==> flow/design.v <==
`timescale 1ns/100ps
module ALU (OPERAND1, OPERAND2, ALU_OP, ALU_RESULT, COMPARATOR);
    input [7:0] OPERAND1, OPERAND2;              
    input [2:0] ALU_OP;                          
    output reg [7:0] ALU_RESULT;                 
    output wire COMPARATOR;                      
    wire [7:0] TEMP_FWD, TEMP_ADD, TEMP_AND, TEMP_OR;  
    assign TEMP_FWD = OPERAND2;  
    assign TEMP_ADD = OPERAND1 + OPERAND2;  
    assign TEMP_AND = OPERAND1 & OPERAND2;  
    assign TEMP_OR =  OPERAND1 | OPERAND2;  
    always @ (*) 
    begin
        case (ALU_OP)
            3'b000: begin ALU_RESULT = TEMP_FWD; end
            3'b001: begin ALU_RESULT = TEMP_ADD; end
            3'b010: begin ALU_RESULT = TEMP_OR; end
            3'b011: begin ALU_RESULT = TEMP_AND; end
            default ALU_RESULT = 8'b0;
        endcase
    end
    assign COMPARATOR = ~(ALU_RESULT[0] | ALU_RESULT[1] | ALU_RESULT[2] | ALU_RESULT[3] | ALU_RESULT[4] | ALU_RESULT[5] |ALU_RESULT[6] | ALU_RESULT[7]);
endmodule
`timescale 1ns/100ps
module REG_file(REGWRITE, REGOUT1, REGOUT2, WRITEREG, READREG1, READREG2, WRITEENABLE, CLK, RESET);
input CLK, RESET, WRITEENABLE;                               
input [7:0] REGWRITE;                                        
input [2:0] WRITEREG, READREG1, READREG2;                    
output wire [7:0] REGOUT1, REGOUT2;                          
integer i;                                                   
reg [7:0] register_array [0:7];
always @ (posedge CLK) begin
    if(RESET) begin
        for(i=0; i<8; i=i+1) begin
            register_array[i] <= 8'd0;
        end
    end
    else if(WRITEENABLE) begin
        register_array[WRITEREG] <= REGWRITE;
    end
end   
assign REGOUT1 =  register_array[READREG1];
assign REGOUT2 =  register_array[READREG2];
endmodule
`timescale 1ns/100ps
module Control_unit(
    INSTRCT_ARRAY, newPC, PC, 
    IM_INPUT, PC_offset, 
    READREG1, READREG2, WRITEREG, ALU_OP, SHIFT_AMOUNT, 
    WRITEENABLE,  ImMUX_SELECT, InvtMUX_SELECT, jump_SELECT, BEQ_SELECT, BNE_SELECT, SELECT_32x1, 
    READENABLE_CACHE, WRITEENABLE_CACHE, CACHE_BUSYWAIT, RegFileInMUX_SEL, INSTRUCT_CACHE_BUSYWAIT, 
    CLK, RESET
);
input CLK, RESET, CACHE_BUSYWAIT, INSTRUCT_CACHE_BUSYWAIT;         
input [31:0] INSTRCT_ARRAY, newPC;                                 
output reg [31:0] PC;            
output reg [2:0]  ALU_OP;        
output reg [2:0] SELECT_32x1;    
output reg ImMUX_SELECT, InvtMUX_SELECT, jump_SELECT, BEQ_SELECT, BNE_SELECT, RegFileInMUX_SEL; 
output wire READENABLE_CACHE, WRITEENABLE_CACHE;   
output wire [2:0] READREG1, READREG2, WRITEREG, SHIFT_AMOUNT;
output wire  [7:0] IM_INPUT, PC_offset;   
output wire WRITEENABLE;                 
reg REG_WRITE, MEM_READ, MEM_WRITE;      
always @ (posedge CLK) begin
  if(RESET) begin
    PC <= 32'd0;
  end
  else if(!(CACHE_BUSYWAIT | INSTRUCT_CACHE_BUSYWAIT)) begin
    PC <= newPC;
  end
end
assign WRITEREG = INSTRCT_ARRAY[18:16];      
assign READREG1 = INSTRCT_ARRAY[10:8];       
assign READREG2 = INSTRCT_ARRAY[2:0];        
assign IM_INPUT = INSTRCT_ARRAY[7:0];        
assign PC_offset = INSTRCT_ARRAY[23:16];     
assign SHIFT_AMOUNT = INSTRCT_ARRAY[2:0];    
assign READENABLE_CACHE = MEM_READ & !INSTRUCT_CACHE_BUSYWAIT;
assign WRITEENABLE_CACHE = MEM_WRITE & !INSTRUCT_CACHE_BUSYWAIT;
assign WRITEENABLE = REG_WRITE & !(CACHE_BUSYWAIT | INSTRUCT_CACHE_BUSYWAIT);
always @ (*) begin
  ALU_OP = 3'b111;
  BNE_SELECT = 1'b0;
  BEQ_SELECT = 1'b0;
  jump_SELECT = 1'b0;
  InvtMUX_SELECT = 1'b0;
  ImMUX_SELECT = 1'b0;
  SELECT_32x1 = 3'b000;
  MEM_READ = 1'b0;
  MEM_WRITE = 1'b0;
  RegFileInMUX_SEL = 1'b0;
  REG_WRITE = 1'b0;
  case(INSTRCT_ARRAY[28:24])
    5'b00000: begin ALU_OP = 3'b000; REG_WRITE = 1'b1; end                                   
    5'b00001: begin ALU_OP = 3'b000; ImMUX_SELECT = 1'b1; REG_WRITE = 1'b1; end              
    5'b00010: begin ALU_OP = 3'b001; REG_WRITE = 1'b1; end                                   
    5'b00011: begin ALU_OP = 3'b001; InvtMUX_SELECT = 1'b1; REG_WRITE = 1'b1; end            
    5'b00100: begin ALU_OP = 3'b010; REG_WRITE = 1'b1; end                                   
    5'b00101: begin ALU_OP = 3'b011; REG_WRITE = 1'b1; end                                   
    5'b00110: begin jump_SELECT = 1'b1; end                                                  
    5'b00111: begin ALU_OP = 3'b001; BEQ_SELECT = 1'b1; InvtMUX_SELECT = 1'b1; end           
    5'b01000: begin ALU_OP = 3'b001; BNE_SELECT = 1'b1; InvtMUX_SELECT = 1'b1; end           
    5'b01001: begin SELECT_32x1 = 3'b001; REG_WRITE = 1'b1; end                              
    5'b01010: begin SELECT_32x1 = 3'b010; REG_WRITE = 1'b1; end                              
    5'b01011: begin SELECT_32x1 = 3'b011; REG_WRITE = 1'b1; end                              
    5'b01100: begin SELECT_32x1 = 3'b100; REG_WRITE = 1'b1; end                              
    5'b01101: begin ALU_OP = 3'b000; ImMUX_SELECT = 1'b1; MEM_READ = 1'b1; RegFileInMUX_SEL = 1'b1; REG_WRITE = 1'b1; end   
    5'b01110: begin ALU_OP = 3'b000; MEM_READ = 1'b1; RegFileInMUX_SEL = 1'b1; REG_WRITE = 1'b1; end                        
    5'b01111: begin ALU_OP = 3'b000; ImMUX_SELECT = 1'b1; MEM_WRITE = 1'b1; RegFileInMUX_SEL = 1'b1; end                    
    5'b10000: begin ALU_OP = 3'b000; MEM_WRITE = 1'b1; RegFileInMUX_SEL = 1'b1; end                                         
    default ;                                                                                
  endcase
end
endmodule
`timescale 1ns/100ps
module Inverter(INPUT, COMPLIMENT);
  input [7:0] INPUT;               
  output reg [7:0] COMPLIMENT;     
  always @ (*) begin
    COMPLIMENT = ~INPUT + 8'b00000001;
  end
endmodule
module Inverter_MUX(INPUT, INVRTD_INPUT, OUTPUT, InvtMUX_SELECT);
  input [7:0] INPUT, INVRTD_INPUT;         
  input InvtMUX_SELECT;                    
  output reg [7:0] OUTPUT;                 
  always @ (*) begin 
    if(InvtMUX_SELECT) begin OUTPUT = INVRTD_INPUT; end
    else begin OUTPUT = INPUT; end
  end
endmodule
module Immediate_MUX(IM_INPUT, INPUT, OUTPUT, ImMUX_SELECT);
  input [7:0] IM_INPUT, INPUT;           
  input ImMUX_SELECT;                    
  output reg [7:0] OUTPUT;               
  always @ (*) begin
    if(ImMUX_SELECT) begin OUTPUT = IM_INPUT; end
    else begin OUTPUT = INPUT; end
  end
endmodule
module PC_incrementer(PC, updatedPC);
  input [31:0] PC;
  output reg [31:0] updatedPC;    
  always @ (*) begin
    updatedPC = PC + 32'd4;
  end
endmodule
module PC_updater(updatedPC, PC_offset, offsettedPC);
  input [31:0] updatedPC;            
  input [7:0] PC_offset;             
  output reg [31:0] offsettedPC;     
  always @ (*) begin
    offsettedPC = updatedPC + {{24{PC_offset[7]}}, PC_offset, 2'b00};
  end
endmodule
module PC_MUX(updatedPC, offsettedPC, PC_SELECT, newPC);
  input [31:0] updatedPC, offsettedPC;         
  input PC_SELECT;                             
  output reg [31:0] newPC;                     
  always @ (*) begin
    if(PC_SELECT) begin
      newPC = offsettedPC;
    end
    else begin newPC = updatedPC; end
  end
endmodule
module SELECT_32x8_MUX(ALU_RESULT, LSL_SHIFTER_OUT, LSR_SHIFTER_OUT, ASR_SHIFTER_OUT, ROR_SHIFTER_OUT, SELECT_32x1, SELECT_32x1_MUXOUT);
  input [7:0] ALU_RESULT, LSL_SHIFTER_OUT, LSR_SHIFTER_OUT, ASR_SHIFTER_OUT, ROR_SHIFTER_OUT;    
  input [2:0] SELECT_32x1;                   
  output reg [7:0] SELECT_32x1_MUXOUT;       
  always @ (*) begin
    if(SELECT_32x1 == 3'b000) begin SELECT_32x1_MUXOUT = ALU_RESULT; end
    else if(SELECT_32x1 == 3'b001) begin SELECT_32x1_MUXOUT = LSL_SHIFTER_OUT; end
    else if(SELECT_32x1 == 3'b010) begin SELECT_32x1_MUXOUT = LSR_SHIFTER_OUT; end
    else if(SELECT_32x1 == 3'b011) begin SELECT_32x1_MUXOUT = ASR_SHIFTER_OUT; end
    else if(SELECT_32x1 == 3'b100) begin SELECT_32x1_MUXOUT = ROR_SHIFTER_OUT; end
    else begin SELECT_32x1_MUXOUT = ALU_RESULT; end
  end
endmodule
module REGIN_MUX(SELECT_32x1_MUXOUT, DataMem_READDATA, RegFileInMUX_SEL, REGWRITE_FINAL);
  input [7:0] SELECT_32x1_MUXOUT, DataMem_READDATA;    
  input RegFileInMUX_SEL;                              
  output reg [7:0] REGWRITE_FINAL;                     
  always @ (*) begin
    if(RegFileInMUX_SEL) begin
      REGWRITE_FINAL = DataMem_READDATA;
    end
    else begin
      REGWRITE_FINAL = SELECT_32x1_MUXOUT;
    end
  end
endmodule
`timescale 1ns/100ps
module MUX_2x1 (INPUT1, INPUT2, OUTPUT, SELECT );
    input INPUT1, INPUT2, SELECT;
    output wire OUTPUT;
    assign OUTPUT = (SELECT) ? INPUT1 : INPUT2;
endmodule
module barrelShifter_LSL( INPUT, SHIFTED_OUTPUT, SHIFT_AMOUNT);        
  input  [7:0] INPUT;                    
  output  [7:0] SHIFTED_OUTPUT;          
  input [2:0] SHIFT_AMOUNT;              
  wire [7:0] INTERIM_1,INTERIM_2;        
  MUX_2x1 MUX_C0R0 (1'b0,  INPUT[0], INTERIM_1[0], SHIFT_AMOUNT[0]); 
  MUX_2x1 MUX_C0R1 (INPUT[0], INPUT[1], INTERIM_1[1], SHIFT_AMOUNT[0]); 
  MUX_2x1 MUX_C0R2 (INPUT[1], INPUT[2], INTERIM_1[2], SHIFT_AMOUNT[0]); 
  MUX_2x1 MUX_C0R3 (INPUT[2], INPUT[3], INTERIM_1[3], SHIFT_AMOUNT[0]); 
  MUX_2x1 MUX_C0R4 (INPUT[3], INPUT[4], INTERIM_1[4], SHIFT_AMOUNT[0]); 
  MUX_2x1 MUX_C0R5 (INPUT[4], INPUT[5], INTERIM_1[5], SHIFT_AMOUNT[0]); 
  MUX_2x1 MUX_C0R6 (INPUT[5], INPUT[6], INTERIM_1[6], SHIFT_AMOUNT[0]); 
  MUX_2x1 MUX_C0R7 (INPUT[6], INPUT[7], INTERIM_1[7], SHIFT_AMOUNT[0]); 
  MUX_2x1 MUX_C1R0 (1'b0  , INTERIM_1[0], INTERIM_2[0], SHIFT_AMOUNT[1]); 
  MUX_2x1 MUX_C1R1 (1'b0  , INTERIM_1[1], INTERIM_2[1], SHIFT_AMOUNT[1]); 
  MUX_2x1 MUX_C1R2 (INTERIM_1[0], INTERIM_1[2], INTERIM_2[2], SHIFT_AMOUNT[1]); 
  MUX_2x1 MUX_C1R3 (INTERIM_1[1], INTERIM_1[3], INTERIM_2[3], SHIFT_AMOUNT[1]); 
  MUX_2x1 MUX_C1R4 (INTERIM_1[2], INTERIM_1[4], INTERIM_2[4], SHIFT_AMOUNT[1]); 
  MUX_2x1 MUX_C1R5 (INTERIM_1[3], INTERIM_1[5], INTERIM_2[5], SHIFT_AMOUNT[1]); 
  MUX_2x1 MUX_C1R6 (INTERIM_1[4], INTERIM_1[6], INTERIM_2[6], SHIFT_AMOUNT[1]); 
  MUX_2x1 MUX_C1R7 (INTERIM_1[5], INTERIM_1[7], INTERIM_2[7], SHIFT_AMOUNT[1]); 
  MUX_2x1 MUX_C2R0 (1'b0  , INTERIM_2[0], SHIFTED_OUTPUT[0], SHIFT_AMOUNT[2]); 
  MUX_2x1 MUX_C2R1 (1'b0  , INTERIM_2[1], SHIFTED_OUTPUT[1], SHIFT_AMOUNT[2]); 
  MUX_2x1 MUX_C2R2 (1'b0  , INTERIM_2[2], SHIFTED_OUTPUT[2], SHIFT_AMOUNT[2]); 
  MUX_2x1 MUX_C2R3 (1'b0  , INTERIM_2[3], SHIFTED_OUTPUT[3], SHIFT_AMOUNT[2]); 
  MUX_2x1 MUX_C2R4 (INTERIM_2[0], INTERIM_2[4], SHIFTED_OUTPUT[4], SHIFT_AMOUNT[2]); 
  MUX_2x1 MUX_C2R5 (INTERIM_2[1], INTERIM_2[5], SHIFTED_OUTPUT[5], SHIFT_AMOUNT[2]); 
  MUX_2x1 MUX_C2R6 (INTERIM_2[2], INTERIM_2[6], SHIFTED_OUTPUT[6], SHIFT_AMOUNT[2]); 
  MUX_2x1 MUX_C2R7 (INTERIM_2[3], INTERIM_2[7], SHIFTED_OUTPUT[7], SHIFT_AMOUNT[2]); 
endmodule
module barrelShifter_LSR( INPUT, SHIFTED_OUTPUT, SHIFT_AMOUNT);        
  input  [7:0] INPUT;                    
  output  [7:0] SHIFTED_OUTPUT;          
  input [2:0] SHIFT_AMOUNT;              
  wire [7:0] INTERIM_1,INTERIM_2;        
  MUX_2x1 MUX_C0R0 (1'b0,  INPUT[7], INTERIM_1[0], SHIFT_AMOUNT[0]); 
  MUX_2x1 MUX_C0R1 (INPUT[7], INPUT[6], INTERIM_1[1], SHIFT_AMOUNT[0]); 
  MUX_2x1 MUX_C0R2 (INPUT[6], INPUT[5], INTERIM_1[2], SHIFT_AMOUNT[0]); 
  MUX_2x1 MUX_C0R3 (INPUT[5], INPUT[4], INTERIM_1[3], SHIFT_AMOUNT[0]); 
  MUX_2x1 MUX_C0R4 (INPUT[4], INPUT[3], INTERIM_1[4], SHIFT_AMOUNT[0]); 
  MUX_2x1 MUX_C0R5 (INPUT[3], INPUT[2], INTERIM_1[5], SHIFT_AMOUNT[0]); 
  MUX_2x1 MUX_C0R6 (INPUT[2], INPUT[1], INTERIM_1[6], SHIFT_AMOUNT[0]); 
  MUX_2x1 MUX_C0R7 (INPUT[1], INPUT[0], INTERIM_1[7], SHIFT_AMOUNT[0]); 
  MUX_2x1 MUX_C1R0 (1'b0  , INTERIM_1[0], INTERIM_2[0], SHIFT_AMOUNT[1]); 
  MUX_2x1 MUX_C1R1 (1'b0  , INTERIM_1[1], INTERIM_2[1], SHIFT_AMOUNT[1]); 
  MUX_2x1 MUX_C1R2 (INTERIM_1[0], INTERIM_1[2], INTERIM_2[2], SHIFT_AMOUNT[1]); 
  MUX_2x1 MUX_C1R3 (INTERIM_1[1], INTERIM_1[3], INTERIM_2[3], SHIFT_AMOUNT[1]); 
  MUX_2x1 MUX_C1R4 (INTERIM_1[2], INTERIM_1[4], INTERIM_2[4], SHIFT_AMOUNT[1]); 
  MUX_2x1 MUX_C1R5 (INTERIM_1[3], INTERIM_1[5], INTERIM_2[5], SHIFT_AMOUNT[1]); 
  MUX_2x1 MUX_C1R6 (INTERIM_1[4], INTERIM_1[6], INTERIM_2[6], SHIFT_AMOUNT[1]); 
  MUX_2x1 MUX_C1R7 (INTERIM_1[5], INTERIM_1[7], INTERIM_2[7], SHIFT_AMOUNT[1]); 
  MUX_2x1 MUX_C2R0 (1'b0  , INTERIM_2[0], SHIFTED_OUTPUT[7], SHIFT_AMOUNT[2]); 
  MUX_2x1 MUX_C2R1 (1'b0  , INTERIM_2[1], SHIFTED_OUTPUT[6], SHIFT_AMOUNT[2]); 
  MUX_2x1 MUX_C2R2 (1'b0  , INTERIM_2[2], SHIFTED_OUTPUT[5], SHIFT_AMOUNT[2]); 
  MUX_2x1 MUX_C2R3 (1'b0  , INTERIM_2[3], SHIFTED_OUTPUT[4], SHIFT_AMOUNT[2]); 
  MUX_2x1 MUX_C2R4 (INTERIM_2[0], INTERIM_2[4], SHIFTED_OUTPUT[3], SHIFT_AMOUNT[2]); 
  MUX_2x1 MUX_C2R5 (INTERIM_2[1], INTERIM_2[5], SHIFTED_OUTPUT[2], SHIFT_AMOUNT[2]); 
  MUX_2x1 MUX_C2R6 (INTERIM_2[2], INTERIM_2[6], SHIFTED_OUTPUT[1], SHIFT_AMOUNT[2]); 
  MUX_2x1 MUX_C2R7 (INTERIM_2[3], INTERIM_2[7], SHIFTED_OUTPUT[0], SHIFT_AMOUNT[2]); 
endmodule
module barrelShifter_ASR( INPUT, SHIFTED_OUTPUT, SHIFT_AMOUNT);        
  input  [7:0] INPUT;                    
  output  [7:0] SHIFTED_OUTPUT;          
  input [2:0] SHIFT_AMOUNT;              
  wire [7:0] INTERIM_1,INTERIM_2;        
  MUX_2x1 MUX_C0R0 (INPUT[7],  INPUT[7], INTERIM_1[0], SHIFT_AMOUNT[0]); 
  MUX_2x1 MUX_C0R1 (INPUT[7], INPUT[6], INTERIM_1[1], SHIFT_AMOUNT[0]); 
  MUX_2x1 MUX_C0R2 (INPUT[6], INPUT[5], INTERIM_1[2], SHIFT_AMOUNT[0]); 
  MUX_2x1 MUX_C0R3 (INPUT[5], INPUT[4], INTERIM_1[3], SHIFT_AMOUNT[0]); 
  MUX_2x1 MUX_C0R4 (INPUT[4], INPUT[3], INTERIM_1[4], SHIFT_AMOUNT[0]); 
  MUX_2x1 MUX_C0R5 (INPUT[3], INPUT[2], INTERIM_1[5], SHIFT_AMOUNT[0]); 
  MUX_2x1 MUX_C0R6 (INPUT[2], INPUT[1], INTERIM_1[6], SHIFT_AMOUNT[0]); 
  MUX_2x1 MUX_C0R7 (INPUT[1], INPUT[0], INTERIM_1[7], SHIFT_AMOUNT[0]); 
  MUX_2x1 MUX_C1R0 (INPUT[7], INTERIM_1[0], INTERIM_2[0], SHIFT_AMOUNT[1]); 
  MUX_2x1 MUX_C1R1 (INPUT[7], INTERIM_1[1], INTERIM_2[1], SHIFT_AMOUNT[1]); 
  MUX_2x1 MUX_C1R2 (INTERIM_1[0], INTERIM_1[2], INTERIM_2[2], SHIFT_AMOUNT[1]); 
  MUX_2x1 MUX_C1R3 (INTERIM_1[1], INTERIM_1[3], INTERIM_2[3], SHIFT_AMOUNT[1]); 
  MUX_2x1 MUX_C1R4 (INTERIM_1[2], INTERIM_1[4], INTERIM_2[4], SHIFT_AMOUNT[1]); 
  MUX_2x1 MUX_C1R5 (INTERIM_1[3], INTERIM_1[5], INTERIM_2[5], SHIFT_AMOUNT[1]); 
  MUX_2x1 MUX_C1R6 (INTERIM_1[4], INTERIM_1[6], INTERIM_2[6], SHIFT_AMOUNT[1]); 
  MUX_2x1 MUX_C1R7 (INTERIM_1[5], INTERIM_1[7], INTERIM_2[7], SHIFT_AMOUNT[1]); 
  MUX_2x1 MUX_C2R0 (INPUT[7], INTERIM_2[0], SHIFTED_OUTPUT[7], SHIFT_AMOUNT[2]); 
  MUX_2x1 MUX_C2R1 (INPUT[7], INTERIM_2[1], SHIFTED_OUTPUT[6], SHIFT_AMOUNT[2]); 
  MUX_2x1 MUX_C2R2 (INPUT[7], INTERIM_2[2], SHIFTED_OUTPUT[5], SHIFT_AMOUNT[2]); 
  MUX_2x1 MUX_C2R3 (INPUT[7], INTERIM_2[3], SHIFTED_OUTPUT[4], SHIFT_AMOUNT[2]); 
  MUX_2x1 MUX_C2R4 (INTERIM_2[0], INTERIM_2[4], SHIFTED_OUTPUT[3], SHIFT_AMOUNT[2]); 
  MUX_2x1 MUX_C2R5 (INTERIM_2[1], INTERIM_2[5], SHIFTED_OUTPUT[2], SHIFT_AMOUNT[2]); 
  MUX_2x1 MUX_C2R6 (INTERIM_2[2], INTERIM_2[6], SHIFTED_OUTPUT[1], SHIFT_AMOUNT[2]); 
  MUX_2x1 MUX_C2R7 (INTERIM_2[3], INTERIM_2[7], SHIFTED_OUTPUT[0], SHIFT_AMOUNT[2]); 
endmodule
`timescale 1ns/100ps
module Rotate_Right(INPUT, SHIFTED_OUTPUT, SHIFT_AMOUNT);
    input [7:0] INPUT;                   
    input [2:0] SHIFT_AMOUNT;            
    output reg [7:0] SHIFTED_OUTPUT;     
    always @ (*) begin
      case(SHIFT_AMOUNT)
        3'b000: begin SHIFTED_OUTPUT = INPUT; end
        3'b001: begin SHIFTED_OUTPUT = {INPUT[0], INPUT[7:1]}; end
        3'b010: begin SHIFTED_OUTPUT = {INPUT[1:0], INPUT[7:2]}; end
        3'b011: begin SHIFTED_OUTPUT = {INPUT[2:0], INPUT[7:3]}; end
        3'b100: begin SHIFTED_OUTPUT = {INPUT[3:0], INPUT[7:4]}; end
        3'b101: begin SHIFTED_OUTPUT = {INPUT[4:0], INPUT[7:5]}; end
        3'b110: begin SHIFTED_OUTPUT = {INPUT[5:0], INPUT[7:6]}; end
        3'b111: begin SHIFTED_OUTPUT = {INPUT[6:0], INPUT[7]}; end
      endcase
    end
endmodule
`timescale 1ns/100ps
module CPU(PC, INSTRCT_ARRAY, CLK, RESET, READENABLE_CACHE, WRITEENABLE_CACHE, ALU_RESULT, REGOUT1, CACHE_READDATA, CACHE_BUSYWAIT, INSTRUCT_CACHE_BUSYWAIT,
           RET_VALID, RF_WE, RF_WADDR, RF_WDATA);
    input [31:0] INSTRCT_ARRAY;                                          
    input CLK, RESET, CACHE_BUSYWAIT, INSTRUCT_CACHE_BUSYWAIT;           
    input [7:0] CACHE_READDATA;                                          
    output [31:0] PC;                    
    output wire READENABLE_CACHE, WRITEENABLE_CACHE;   
    output wire [7:0] ALU_RESULT, REGOUT1;             
    output wire RET_VALID, RF_WE;
    output wire [2:0] RF_WADDR;
    output wire [7:0] RF_WDATA;
    wire [7:0]   REGOUT2, OPERAND1, OPERAND2,   REGWRITE_FINAL;    
    wire [7:0] SHIFT_LSL, SHIFT_LSR, SHIFT_ASR, SHIFT_ROR, LSL_SHIFTER_OUT, LSR_SHIFTER_OUT, ASR_SHIFTER_OUT, ROR_SHIFTER_OUT;
    wire [7:0] COMPLIMENT, Inverter_MUX_OUT, IM_INPUT, PC_offset;
    wire [7:0] SELECT_32x1_MUXOUT;       
    wire [2:0] READREG1, READREG2, WRITEREG, ALU_OP, SHIFT_AMOUNT;
    wire [2:0] SELECT_32x1;                
    wire WRITEENABLE, bneAND_OUT, InvtMUX_SELECT, ImMUX_SELECT, PC_SELECT, COMPARATOR, beqAND_OUT, jump_SELECT, BEQ_SELECT, BNE_SELECT;
    wire RegFileInMUX_SEL;          
    wire [31:0] updatedPC, offsettedPC, newPC;     
    assign SHIFT_LSL = REGOUT1;   
    assign SHIFT_LSR = REGOUT1;   
    assign SHIFT_ASR = REGOUT1;   
    assign  SHIFT_ROR = REGOUT1;     
    PC_incrementer myPC_Incrementer(PC, updatedPC);
    PC_updater myPC_updater(updatedPC, PC_offset, offsettedPC);
    PC_MUX myPC_MUX(updatedPC, offsettedPC, PC_SELECT, newPC);
    Control_unit myControl_unit(
        INSTRCT_ARRAY, newPC, PC, 
        IM_INPUT, PC_offset, 
        READREG1, READREG2, WRITEREG, ALU_OP, SHIFT_AMOUNT, 
        WRITEENABLE,  ImMUX_SELECT, InvtMUX_SELECT, jump_SELECT, BEQ_SELECT, BNE_SELECT, SELECT_32x1, 
        READENABLE_CACHE, WRITEENABLE_CACHE, CACHE_BUSYWAIT, RegFileInMUX_SEL, INSTRUCT_CACHE_BUSYWAIT, 
        CLK, RESET );
    REG_file myREG_file(REGWRITE_FINAL, REGOUT1, REGOUT2, WRITEREG, READREG1, READREG2, WRITEENABLE, CLK, RESET);
    Inverter myInverter(REGOUT2, COMPLIMENT);
    Inverter_MUX myInverter_MUX(REGOUT2, COMPLIMENT, Inverter_MUX_OUT, InvtMUX_SELECT);
    Immediate_MUX myImmediate_MUX(IM_INPUT, Inverter_MUX_OUT, OPERAND2, ImMUX_SELECT); 
    barrelShifter_LSL myBarrelShifter_LSL(SHIFT_LSL, LSL_SHIFTER_OUT, SHIFT_AMOUNT);
    barrelShifter_LSR myBarrelShifter_LSR(SHIFT_LSR, LSR_SHIFTER_OUT, SHIFT_AMOUNT);
    barrelShifter_ASR myBarrelShifter_ASR(SHIFT_ASR, ASR_SHIFTER_OUT, SHIFT_AMOUNT);
    Rotate_Right myRotate_Right(SHIFT_ROR, ROR_SHIFTER_OUT, SHIFT_AMOUNT);
    ALU myALU(REGOUT1, OPERAND2, ALU_OP, ALU_RESULT, COMPARATOR);
    SELECT_32x8_MUX mySELECT_32x8_MUX(ALU_RESULT, LSL_SHIFTER_OUT, LSR_SHIFTER_OUT, ASR_SHIFTER_OUT, ROR_SHIFTER_OUT, SELECT_32x1, SELECT_32x1_MUXOUT);
    REGIN_MUX myREGIN_MUX(SELECT_32x1_MUXOUT, CACHE_READDATA, RegFileInMUX_SEL, REGWRITE_FINAL);
    and myAND_BEQ(beqAND_OUT, COMPARATOR, BEQ_SELECT);
    and myAND_BNE(bneAND_OUT, ~COMPARATOR, BNE_SELECT); 
    or myOR(PC_SELECT, beqAND_OUT, bneAND_OUT, jump_SELECT);
    assign RET_VALID = !(CACHE_BUSYWAIT | INSTRUCT_CACHE_BUSYWAIT);
    assign RF_WE = WRITEENABLE;
    assign RF_WADDR = WRITEREG;
    assign RF_WDATA = REGWRITE_FINAL;
endmodule
`timescale 1ns/100ps
module Cache_Controller(ADDRESS, CACHE_WRITEDATA, MEM_READDATA, MEM_BUSYWAIT, READENABLE_CACHE, WRITEENABLE_CACHE,
                        MEM_ADDRESS, MEM_WRITEDATA, READENABLE_MEM, WRITEENABLE_MEM, CACHE_BUSYWAIT, CACHE_READDATA,
                        CLK, RESET);
    input CLK, RESET;
    input READENABLE_CACHE, WRITEENABLE_CACHE, MEM_BUSYWAIT;
    input [7:0] CACHE_WRITEDATA, ADDRESS;
    input [31:0] MEM_READDATA;
    output wire CACHE_BUSYWAIT ; 
    output reg READENABLE_MEM, WRITEENABLE_MEM;
    output reg [7:0] CACHE_READDATA;
    output reg [31:0] MEM_WRITEDATA;
    output reg [5:0] MEM_ADDRESS;
    wire Cache_HIT;                      
    reg [31:0] Cache_table [7:0];        
    reg [2:0] Tag_array [7:0];           
    reg [7:0] ValidBit_array;            
    reg [7:0] DirtyBit_array;            
    wire [2:0] TAG;
    wire VALID, DIRTY;
    assign TAG = Tag_array[ADDRESS[4:2]];             
    assign VALID = ValidBit_array[ADDRESS[4:2]];      
    assign DIRTY = DirtyBit_array[ADDRESS[4:2]];      
    assign Cache_HIT = (TAG == ADDRESS[7:5] && VALID) ? 1'b1 : 1'b0;
    assign CACHE_BUSYWAIT = (READENABLE_CACHE || WRITEENABLE_CACHE) && !Cache_HIT;
    always @ (*) begin
        case(ADDRESS[1:0])
            2'b00: begin CACHE_READDATA = Cache_table[ADDRESS[4:2]][7:0]; end
            2'b01: begin CACHE_READDATA = Cache_table[ADDRESS[4:2]][15:8]; end
            2'b10: begin CACHE_READDATA = Cache_table[ADDRESS[4:2]][23:16]; end
            default: begin CACHE_READDATA = Cache_table[ADDRESS[4:2]][31:24]; end
        endcase
    end  
    parameter IDLE = 2'b00, MEM_READ = 2'b01, MEM_WRITEBACK = 2'b10;
    reg [1:0] state, next_state;
    always @ (*)
    begin
        case (state)
            IDLE:
                if((READENABLE_CACHE || WRITEENABLE_CACHE) && !DIRTY && !Cache_HIT)  
                    next_state = MEM_READ;
                else if((READENABLE_CACHE || WRITEENABLE_CACHE) && DIRTY && !Cache_HIT)
                    next_state = MEM_WRITEBACK;
                else
                    next_state = IDLE;
            MEM_READ:
                if (!MEM_BUSYWAIT)
                    next_state = IDLE;
                else  
                    next_state = MEM_READ;
            MEM_WRITEBACK:
                if(!MEM_BUSYWAIT)
                    next_state = MEM_READ;
                else
                    next_state = MEM_WRITEBACK;
            default:
                next_state = IDLE;
        endcase
    end
    always @ (*)
    begin
        case(state)
            MEM_READ: 
            begin
                READENABLE_MEM = 1'b1;                       
                WRITEENABLE_MEM = 1'b0;                      
                MEM_ADDRESS = ADDRESS[7:2];                  
                MEM_WRITEDATA = 32'd0;
            end
            MEM_WRITEBACK:
            begin
                READENABLE_MEM = 1'b0;                       
                WRITEENABLE_MEM = 1'b1;                      
                MEM_ADDRESS = {TAG, ADDRESS[4:2]};           
                MEM_WRITEDATA = Cache_table[ADDRESS[4:2]];   
            end
            default:
            begin
                READENABLE_MEM = 1'b0;                       
                WRITEENABLE_MEM = 1'b0;                      
                MEM_ADDRESS = 6'd0;
                MEM_WRITEDATA = 32'd0;
            end
        endcase
    end
    always @(posedge CLK)
    begin
        if(RESET) begin
            state <= IDLE;
            ValidBit_array <= 8'd0;
            DirtyBit_array <= 8'd0;
        end
        else begin
            state <= next_state;
            if(state == IDLE && Cache_HIT && WRITEENABLE_CACHE)
                DirtyBit_array[ADDRESS[4:2]] <= 1'b1;
            if(state == MEM_READ && !MEM_BUSYWAIT) begin
                DirtyBit_array[ADDRESS[4:2]] <= 1'b0;
                ValidBit_array[ADDRESS[4:2]] <= 1'b1;
            end
        end
    end
    always @(posedge CLK)
    begin
        if(!RESET) begin
            if(state == IDLE && Cache_HIT && WRITEENABLE_CACHE) begin
                case(ADDRESS[1:0])
                    2'b11: begin Cache_table[ADDRESS[4:2]][31:24] <= CACHE_WRITEDATA; end
                    2'b10: begin Cache_table[ADDRESS[4:2]][23:16] <= CACHE_WRITEDATA; end
                    2'b01: begin Cache_table[ADDRESS[4:2]][15:8] <= CACHE_WRITEDATA; end
                    default: begin Cache_table[ADDRESS[4:2]][7:0] <= CACHE_WRITEDATA; end
                endcase
            end
            if(state == MEM_READ && !MEM_BUSYWAIT) begin
                Cache_table[ADDRESS[4:2]] <= MEM_READDATA;
                Tag_array[ADDRESS[4:2]] <= ADDRESS[7:5];
            end
        end
    end
endmodule
`timescale 1ns/100ps
module Instruct_Cache_Controller(INSTRUCT_ADDRESS, INSTRUCT_MEM_BUSYWAIT, INSTRUCT_MEM_READDATA, INSTRUCT_CACHE_BUSYWAIT, INSTRUCT_MEM_READENABLE, INSTRUCTION, INSTRUCT_MEM_ADDRESS, CLK, RESET);
    input CLK, RESET;
    input INSTRUCT_MEM_BUSYWAIT; 
    input [9:0] INSTRUCT_ADDRESS;
    input [127:0] INSTRUCT_MEM_READDATA;
    output wire INSTRUCT_CACHE_BUSYWAIT;
    output reg INSTRUCT_MEM_READENABLE;
    output reg [31:0] INSTRUCTION;
    output reg [5:0] INSTRUCT_MEM_ADDRESS;
    wire Cache_HIT;                     
    reg [127:0] Cache_table [7:0];        
    reg [2:0] Tag_array [7:0];           
    reg [7:0] ValidBit_array;            
    wire [2:0] TAG;
    wire VALID;
    assign TAG = Tag_array[INSTRUCT_ADDRESS[6:4]];             
    assign VALID = ValidBit_array[INSTRUCT_ADDRESS[6:4]];      
    assign Cache_HIT = (TAG == INSTRUCT_ADDRESS[9:7] && VALID) ? 1'b1 : 1'b0;
    assign INSTRUCT_CACHE_BUSYWAIT = !Cache_HIT;
    always @ (*) begin
        case(INSTRUCT_ADDRESS[3:2])
            2'b00: begin INSTRUCTION = Cache_table[INSTRUCT_ADDRESS[6:4]][31:0]; end
            2'b01: begin INSTRUCTION = Cache_table[INSTRUCT_ADDRESS[6:4]][63:32]; end
            2'b10: begin INSTRUCTION = Cache_table[INSTRUCT_ADDRESS[6:4]][95:64]; end
            default: begin INSTRUCTION = Cache_table[INSTRUCT_ADDRESS[6:4]][127:96]; end
        endcase
    end  
    always @ (posedge CLK) begin
        if(RESET) begin
            ValidBit_array <= 8'd0;
            INSTRUCT_MEM_READENABLE <= 1'b0;
            INSTRUCT_MEM_ADDRESS <= 6'd0;
        end
        else if(INSTRUCT_MEM_READENABLE) begin
            if(!INSTRUCT_MEM_BUSYWAIT) begin
                ValidBit_array[INSTRUCT_ADDRESS[6:4]] <= 1'b1;                   
                INSTRUCT_MEM_READENABLE <= 1'b0;                                 
            end
        end
        else if(!Cache_HIT) begin
            INSTRUCT_MEM_READENABLE <= 1'b1;
            INSTRUCT_MEM_ADDRESS <= INSTRUCT_ADDRESS[9:4];
        end
    end
    always @ (posedge CLK) begin
        if(!RESET && INSTRUCT_MEM_READENABLE && !INSTRUCT_MEM_BUSYWAIT) begin
            Cache_table[INSTRUCT_ADDRESS[6:4]] <= INSTRUCT_MEM_READDATA;    
            Tag_array[INSTRUCT_ADDRESS[6:4]] <= INSTRUCT_ADDRESS[9:7];      
        end
    end
endmodule
`timescale 1ns/100ps
module cpu_system(
    input          clk,
    input          reset,
    output         imem_read,
    output [5:0]   imem_addr,
    input  [127:0] imem_rdata,
    input          imem_busywait,
    output         dmem_read,
    output         dmem_write,
    output [5:0]   dmem_addr,
    output [31:0]  dmem_wdata,
    input  [31:0]  dmem_rdata,
    input          dmem_busywait,
    output         ret_valid,
    output [31:0]  ret_pc,
    output         ret_rf_we,
    output [2:0]   ret_rf_waddr,
    output [7:0]   ret_rf_wdata
);
    wire [31:0] PC, INSTRUCTION;
    wire [7:0] ALU_RESULT, REGOUT1, CACHE_READDATA;
    wire READENABLE_CACHE, WRITEENABLE_CACHE, CACHE_BUSYWAIT, INSTRUCT_CACHE_BUSYWAIT;
    CPU myCPU(PC, INSTRUCTION, clk, reset, READENABLE_CACHE, WRITEENABLE_CACHE, ALU_RESULT, REGOUT1, CACHE_READDATA, CACHE_BUSYWAIT, INSTRUCT_CACHE_BUSYWAIT,
              ret_valid, ret_rf_we, ret_rf_waddr, ret_rf_wdata);
    Instruct_Cache_Controller myInstruct_Cache_Controller(PC[9:0], imem_busywait, imem_rdata, INSTRUCT_CACHE_BUSYWAIT, imem_read, INSTRUCTION, imem_addr, clk, reset);
    Cache_Controller myCache_Controller(ALU_RESULT, REGOUT1, dmem_rdata, dmem_busywait, READENABLE_CACHE, WRITEENABLE_CACHE,
                                        dmem_addr, dmem_wdata, dmem_read, dmem_write, CACHE_BUSYWAIT, CACHE_READDATA,
                                        clk, reset);
    assign ret_pc = PC;
endmodule
== From RTL to reports: cpu_system ==
Tool output for the design above, in the order of the flow.
Line numbers count from 1 in the design file above.
Not given: -
Inputs
  design top: cpu_system
  clock input: clk
  standard-cell library: sky130hd
  corner: tt_025C_1v80

== After elaboration ==
Counts by Yosys on the flattened word-level netlist (proc, flatten, opt, wreduce; memories kept). Print and check cells are left out.
Memory sizes are those after Yosys's memory passes, which may raise the word count (mostly to a power of two), join words into wider ones and drop unused or constant bits.
Word-level totals
  bits in registers: 65
  latch bits: 0
  memory bits (writable): 1392
  bits in read-only memories: 480
  memories kept: 6
  bits of input ports: 164
  output and inout bits: 92
  cells after elaboration: 250
Operators by class
  add/subtract/negate cells: 6
  multiply operators: 0
  divide/modulo/power cells: 0
  $lt $le $gt $ge: 0
  eq/ne operators: 23
  shift-type cells: 6
  mux-type cells: 137
  bitwise logic cells: 36
  reduce/logical cells: 29
Memories
  myInstruct_Cache_Controller.Cache_table: depth 8, bits a word 128, RTL line 493  | reg [127:0] Cache_table [7:0];
  (name not given): depth 32, bits a word 15, RTL line 94  | case(INSTRCT_ARRAY[28:24])
  myCache_Controller.Cache_table: depth 8, bits a word 32, RTL line 376  | reg [31:0] Cache_table [7:0];
  myCPU.myREG_file.register_array: depth 8, bits a word 8, RTL line 31  | reg [7:0] register_array [0:7];
  myCache_Controller.Tag_array: depth 8, bits a word 3, RTL line 377  | reg [2:0] Tag_array [7:0];
  myInstruct_Cache_Controller.Tag_array: depth 8, bits a word 3, RTL line 494  | reg [2:0] Tag_array [7:0];
Operators by type and width (number)
  two-way mux 32 bit: 16
  two-way mux 8 bit: 17
  two-way mux 128 bit: 1
  case mux 29 bit (select 3 bit): 1
  two-way mux 1 bit: 82
  case mux 8 bit (select 8 bit): 1
  AND 8 bit: 5
  OR 8 bit: 5
  two-way mux 3 bit: 12
  adder 32 x 3 -> 32 bit with constant B: 1
  adder 32 bit: 1
  case mux 8 bit (select 4 bit): 1
  variable shift 1 x 4 -> 8 bit with constant A: 3
  indexed select 8 x 3 -> 1 bit: 3
  inverter 8 bit: 3
  case mux 8 bit (select 3 bit): 1
  equality test 3 x 2 -> 1 bit with constant B: 6
  equality test 3 bit with constant B: 5
  OR 1 bit: 14
  logical AND 1 bit: 12
  case mux 6 bit (select 2 bit): 1
  equality test 3 x 1 -> 1 bit with constant B: 3
  logical NOT 3 bit: 3
  equality test 2 bit with constant B: 4
  negator 3 -> 4 bit: 2
  adder 8 x 1 -> 8 bit with constant B: 1
  adder 8 bit: 1
  logical NOT 1 bit: 7
Not listed: further kinds 10, cells in them 25.

== Logic depth ==
Yosys ltp: most cells in a row. Word level: on the elaborated netlist, between registers, memories and ports. Mapped: between sequential cells and ports; inverters and the memories' decode and read muxes count.
Depth
  depth after elaboration: 20
  ABC_AREA: 0
  gate-level depth with buffers: 37
  mapped depth without buffers: 33

== After synthesis ==
Source: synth_stat.txt of the flow (Yosys; design flattened, memories mapped). It holds for the ABC_AREA given above (unset counts as 0); a run with the other value may have another netlist.
Cells by type
  sky130_fd_sc_hd__edfxtp_1: number 1136, total area 3.41E+04 um2
  sky130_fd_sc_hd__mux4_2: number 189, total area 4.26E+03 um2
  sky130_fd_sc_hd__mux2i_1: number 193, total area 1.93E+03 um2
  sky130_fd_sc_hd__nand2_1: number 449, total area 1.69E+03 um2
  sky130_fd_sc_hd__dfxtp_1: number 67, total area 1.34E+03 um2
  sky130_fd_sc_hd__ha_1: number 64, total area 800.768 um2
  sky130_fd_sc_hd__nor2_1: number 175, total area 656.88 um2
  sky130_fd_sc_hd__a21oi_1: number 125, total area 625.6 um2
  sky130_fd_sc_hd__nand3_1: number 87, total area 435.418 um2
  sky130_fd_sc_hd__xnor2_1: number 44, total area 385.37 um2
  sky130_fd_sc_hd__nor4_1: number 60, total area 375.36 um2
  sky130_fd_sc_hd__mux2_2: number 33, total area 371.606 um2
  sky130_fd_sc_hd__a211oi_1: number 47, total area 352.838 um2
  sky130_fd_sc_hd__o21ai_0: number 63, total area 315.302 um2
  sky130_fd_sc_hd__clkbuf_1: number 75, total area 281.52 um2
  sky130_fd_sc_hd__nor3_1: number 56, total area 280.269 um2
  sky130_fd_sc_hd__buf_2: number 52, total area 260.25 um2
  sky130_fd_sc_hd__and3_1: number 37, total area 231.472 um2
Other cell types: 99; their cells: 635.
Mapped netlist
  mapped cells: 3587
  cell area after synthesis: 53645.2 um2
  sequential part of the area: 35454.0 um2
  flip-flops: 1203
  buffers: 200
By module: a second synthesis without flattening, with its own total; a netlist apart from the flattened one above.
Unflattened totals
  cells (unflattened synthesis): 4307
  area (unflattened synthesis): 64670.8 um2
Rows give one instance, submodules left out.
Modules
  Instruct_Cache_Controller: instances 1, cells 2281, area 40415.0 um2, seq. area 31770.5 um2
  Cache_Controller: instances 1, cells 826, area 12697.2 um2, seq. area 8788.4 um2
  REG_file: instances 1, cells 222, area 3525.9 um2, seq. area 1921.8 um2
  Control_unit: instances 1, cells 217, area 1660.3 um2, seq. area 640.6 um2
  PC_updater: instances 1, cells 218, area 1564.0 um2, seq. area 0.0 um2
  MUX_2x1: instances 72, cells 1, area 15.0 um2, seq. area 0.0 um2
  ALU: instances 1, cells 117, area 862.1 um2, seq. area 0.0 um2
  PC_incrementer: instances 1, cells 88, area 620.6 um2, seq. area 0.0 um2
  SELECT_32x8_MUX: instances 1, cells 94, area 619.3 um2, seq. area 0.0 um2
  PC_MUX: instances 1, cells 36, area 544.3 um2, seq. area 0.0 um2
  Rotate_Right: instances 1, cells 86, area 523.0 um2, seq. area 0.0 um2
  Inverter: instances 1, cells 18, area 137.6 um2, seq. area 0.0 um2
  Immediate_MUX: instances 1, cells 9, area 131.4 um2, seq. area 0.0 um2
  Inverter_MUX: instances 1, cells 9, area 131.4 um2, seq. area 0.0 um2
Further modules, not shown: 6.

== Timing after synthesis ==
Path of least setup slack by OpenSTA after synthesis, without wires, with an ideal clock, recovery checks aside; 20% of the period is set as input and as output delay. Where synthesis merged equal registers, the netlist keeps one of their names.
Timing path after synthesis
  path type: input to register
  start: in reset
  end: mem myInstruct_Cache_Controller.Cache_table[1][0]
  clock period: 10.0 ns
  input delay: 2.000 ns
  setup time: 0.678 ns
  launch time at the first pin: 2.000 ns
  arrival: 9.153 ns
  required time: 9.322 ns
  path slack: 0.170 ns
  path delay: 7.831 ns
  stages: 4
  path buffers: 1
  synthesis period reached: 9.83 ns
"path delay" is the arrival time less input delay plus setup time.
"stages" counts driving pins, that of a launching flip-flop among them; a cell with two outputs on the path counts twice.
"synthesis period reached" = period - worst setup slack (recovery checks aside). The figure is calculated, with input and output delays left at 20% of the set period.
The rows between start and end are the longest chain of elaborated cells between them; the timing report does not say that the signal goes this way. Where chains are equally long, one stands for them.
A line is the first line of the expression or statement that the cell stems from. Yosys adds cells for indexed reads and writes and turns some case tables into memories.
The path ends at the enable pin of a flip-flop; only ways to that pin are counted.
Between the ends, after synthesis
  cell sequence: sky130_fd_sc_hd__clkbuf_1 sky130_fd_sc_hd__nor2_1 sky130_fd_sc_hd__nand2_1 sky130_fd_sc_hd__nor3_1
  length of the longest elaborated chain: 4
  elaborated cells on any way between the ends: 5
  classes of those cells: 2 x mux; 3 x reduce/logical
Ends and longest elaborated chain, after synthesis
  start: declaration: RTL line 537  | input          reset,
  logical NOT 1 bit: RTL line 528  | if(!RESET && INSTRUCT_MEM_READENABLE && !INSTRUCT_MEM_BUSYWAIT) begin
  logical AND 1 bit (2 in a row): RTL line 528
  two-way mux 3 bit: RTL line 528
  end: declaration: RTL line 493  | reg [127:0] Cache_table [7:0];

== Worst path after layout ==
From the final timing report of record 1: the path of least setup slack in the routed layout; clock arrival at registers is part of the times.
Timing path after layout
  path type: register to output
  start: reg (name not given)
  end: out ret_rf_wdata[1]
  clock period: 9.72 ns
  output delay: 1.94 ns
  launch time at the first pin: 0.75 ns
  arrival: 7.54 ns
  required time: 7.78 ns
  path slack: 0.24 ns
  stages: 29
  path buffers: 4
Between the ends, after layout
  cell sequence: sky130_fd_sc_hd__dfxtp_4 sky130_fd_sc_hd__buf_12 sky130_fd_sc_hd__buf_12 sky130_fd_sc_hd__mux4_2 sky130_fd_sc_hd__a22oi_2 sky130_fd_sc_hd__nand3_2 sky130_fd_sc_hd__nor3b_1 sky130_fd_sc_hd__a311oi_1 sky130_fd_sc_hd__mux4_2 sky130_fd_sc_hd__ha_4 sky130_fd_sc_hd__or2_4 sky130_fd_sc_hd__o21a_1 sky130_fd_sc_hd__o221ai_2 sky130_fd_sc_hd__inv_2 sky130_fd_sc_hd__ha_1 sky130_fd_sc_hd__xnor2_1 sky130_fd_sc_hd__mux2i_1 sky130_fd_sc_hd__o22ai_1 sky130_fd_sc_hd__a21o_2 sky130_fd_sc_hd__inv_2 sky130_fd_sc_hd__buf_12 sky130_fd_sc_hd__mux2i_1 sky130_fd_sc_hd__mux2i_1 sky130_fd_sc_hd__a211oi_1 sky130_fd_sc_hd__a311oi_1 sky130_fd_sc_hd__o21ai_1 sky130_fd_sc_hd__a21o_1 sky130_fd_sc_hd__inv_1 sky130_fd_sc_hd__dlygate4sd2_1
Ends and longest elaborated chain, after layout
  end: declaration: RTL line 552  | output [7:0]   ret_rf_wdata
No chain of elaborated cells between the ends is given.

Top module cpu_system; platform sky130hd; tools Yosys and OpenROAD; 4 stored runs in no particular order. Input and output delays are each 20% of the period that was set; the output load is 0.01 pF.
"achieved clock period (ns)" is the run's clock period less its worst setup slack. It is reckoned from that one timing run; input and output delays stay at 20% of the period that was set.
By "worst setup path time (ns)" is meant the share of the clock period that the worst setup path is allowed (20% is reserved at inputs, 20% at outputs), minus its slack. Clock arrival times at its registers enter into it.

settings of record 1
{
  "CORE_UTILIZATION": 40,
  "period_ns": 9.72,
  "CAP_MARGIN": 20,
  "CORE_MARGIN": 2,
  "SLEW_MARGIN": 20
}
report of record 1
yosys chip area after synthesis (um^2): 53645.2
finish__design__die__area: 137059.0
finish__design__instance__area__stdcell: 64573.2
finish__design__instance__utilization: 0.4845
finish__timing__setup__ws: 0.235
finish__timing__setup__tns: 0.000
finish__timing__hold__ws: 0.467
achieved clock period (ns): 9.485
worst setup path time (ns): 7.54
worst setup path kind: register to output

settings of record 2
{
  "ABC_AREA": 1,
  "CAP_MARGIN": 10,
  "CELL_PAD_IN_SITES_DETAIL_PLACEMENT": 2,
  "CORE_ASPECT_RATIO": 0.87,
  "CORE_UTILIZATION": 68,
  "GPL_ROUTABILITY_DRIVEN": 0,
  "GPL_TIMING_DRIVEN": 1,
  "HOLD_SLACK_MARGIN": 0.18,
  "MIN_ROUTING_LAYER": "met2",
  "PLACE_DENSITY_LB_ADDON": 0.16,
  "SLEW_MARGIN": 10,
  "TNS_END_PERCENT": 25,
  "period_ns": 5.6,
  "CORE_MARGIN": 2
}
report of record 2: did not finish, place, DPL-0033

settings of record 3
{
  "ABC_AREA": 1,
  "CELL_PAD_IN_SITES_DETAIL_PLACEMENT": 1,
  "CELL_PAD_IN_SITES_GLOBAL_PLACEMENT": 3,
  "CORE_MARGIN": 3,
  "CORE_UTILIZATION": 42,
  "CTS_CLUSTER_DIAMETER": 222,
  "CTS_CLUSTER_SIZE": 34,
  "GPL_ROUTABILITY_DRIVEN": 0,
  "GPL_TIMING_DRIVEN": 0,
  "HOLD_SLACK_MARGIN": 0.05,
  "MAX_ROUTING_LAYER": "met4",
  "MIN_ROUTING_LAYER": "met2",
  "PLACE_DENSITY": 0.94,
  "SETUP_SLACK_MARGIN": 4.09,
  "SLEW_MARGIN": 25,
  "TNS_END_PERCENT": 70,
  "period_ns": 15.1,
  "CAP_MARGIN": 20
}
report of record 3
yosys chip area after synthesis (um^2): 56060.0
finish__design__die__area: 137897.0
finish__design__instance__area__stdcell: 64498.1
finish__design__instance__utilization: 0.4888
finish__timing__setup__ws: 4.273
finish__timing__setup__tns: 0.000
finish__timing__hold__ws: 0.463
achieved clock period (ns): 10.827
worst setup path time (ns): 7.81
worst setup path kind: register to output

settings of record 4
{
  "CORE_UTILIZATION": 40,
  "period_ns": 5.37,
  "CAP_MARGIN": 20,
  "CORE_MARGIN": 2,
  "SLEW_MARGIN": 20
}
report of record 4
yosys chip area after synthesis (um^2): 53645.2
finish__design__die__area: 137059.0
finish__design__instance__area__stdcell: 72413.2
finish__design__instance__utilization: 0.5433
finish__timing__setup__ws: -2.961
finish__timing__setup__tns: -919.127
finish__timing__hold__ws: 0.466
achieved clock period (ns): 8.331
worst setup path time (ns): 7.26
worst setup path kind: register to output
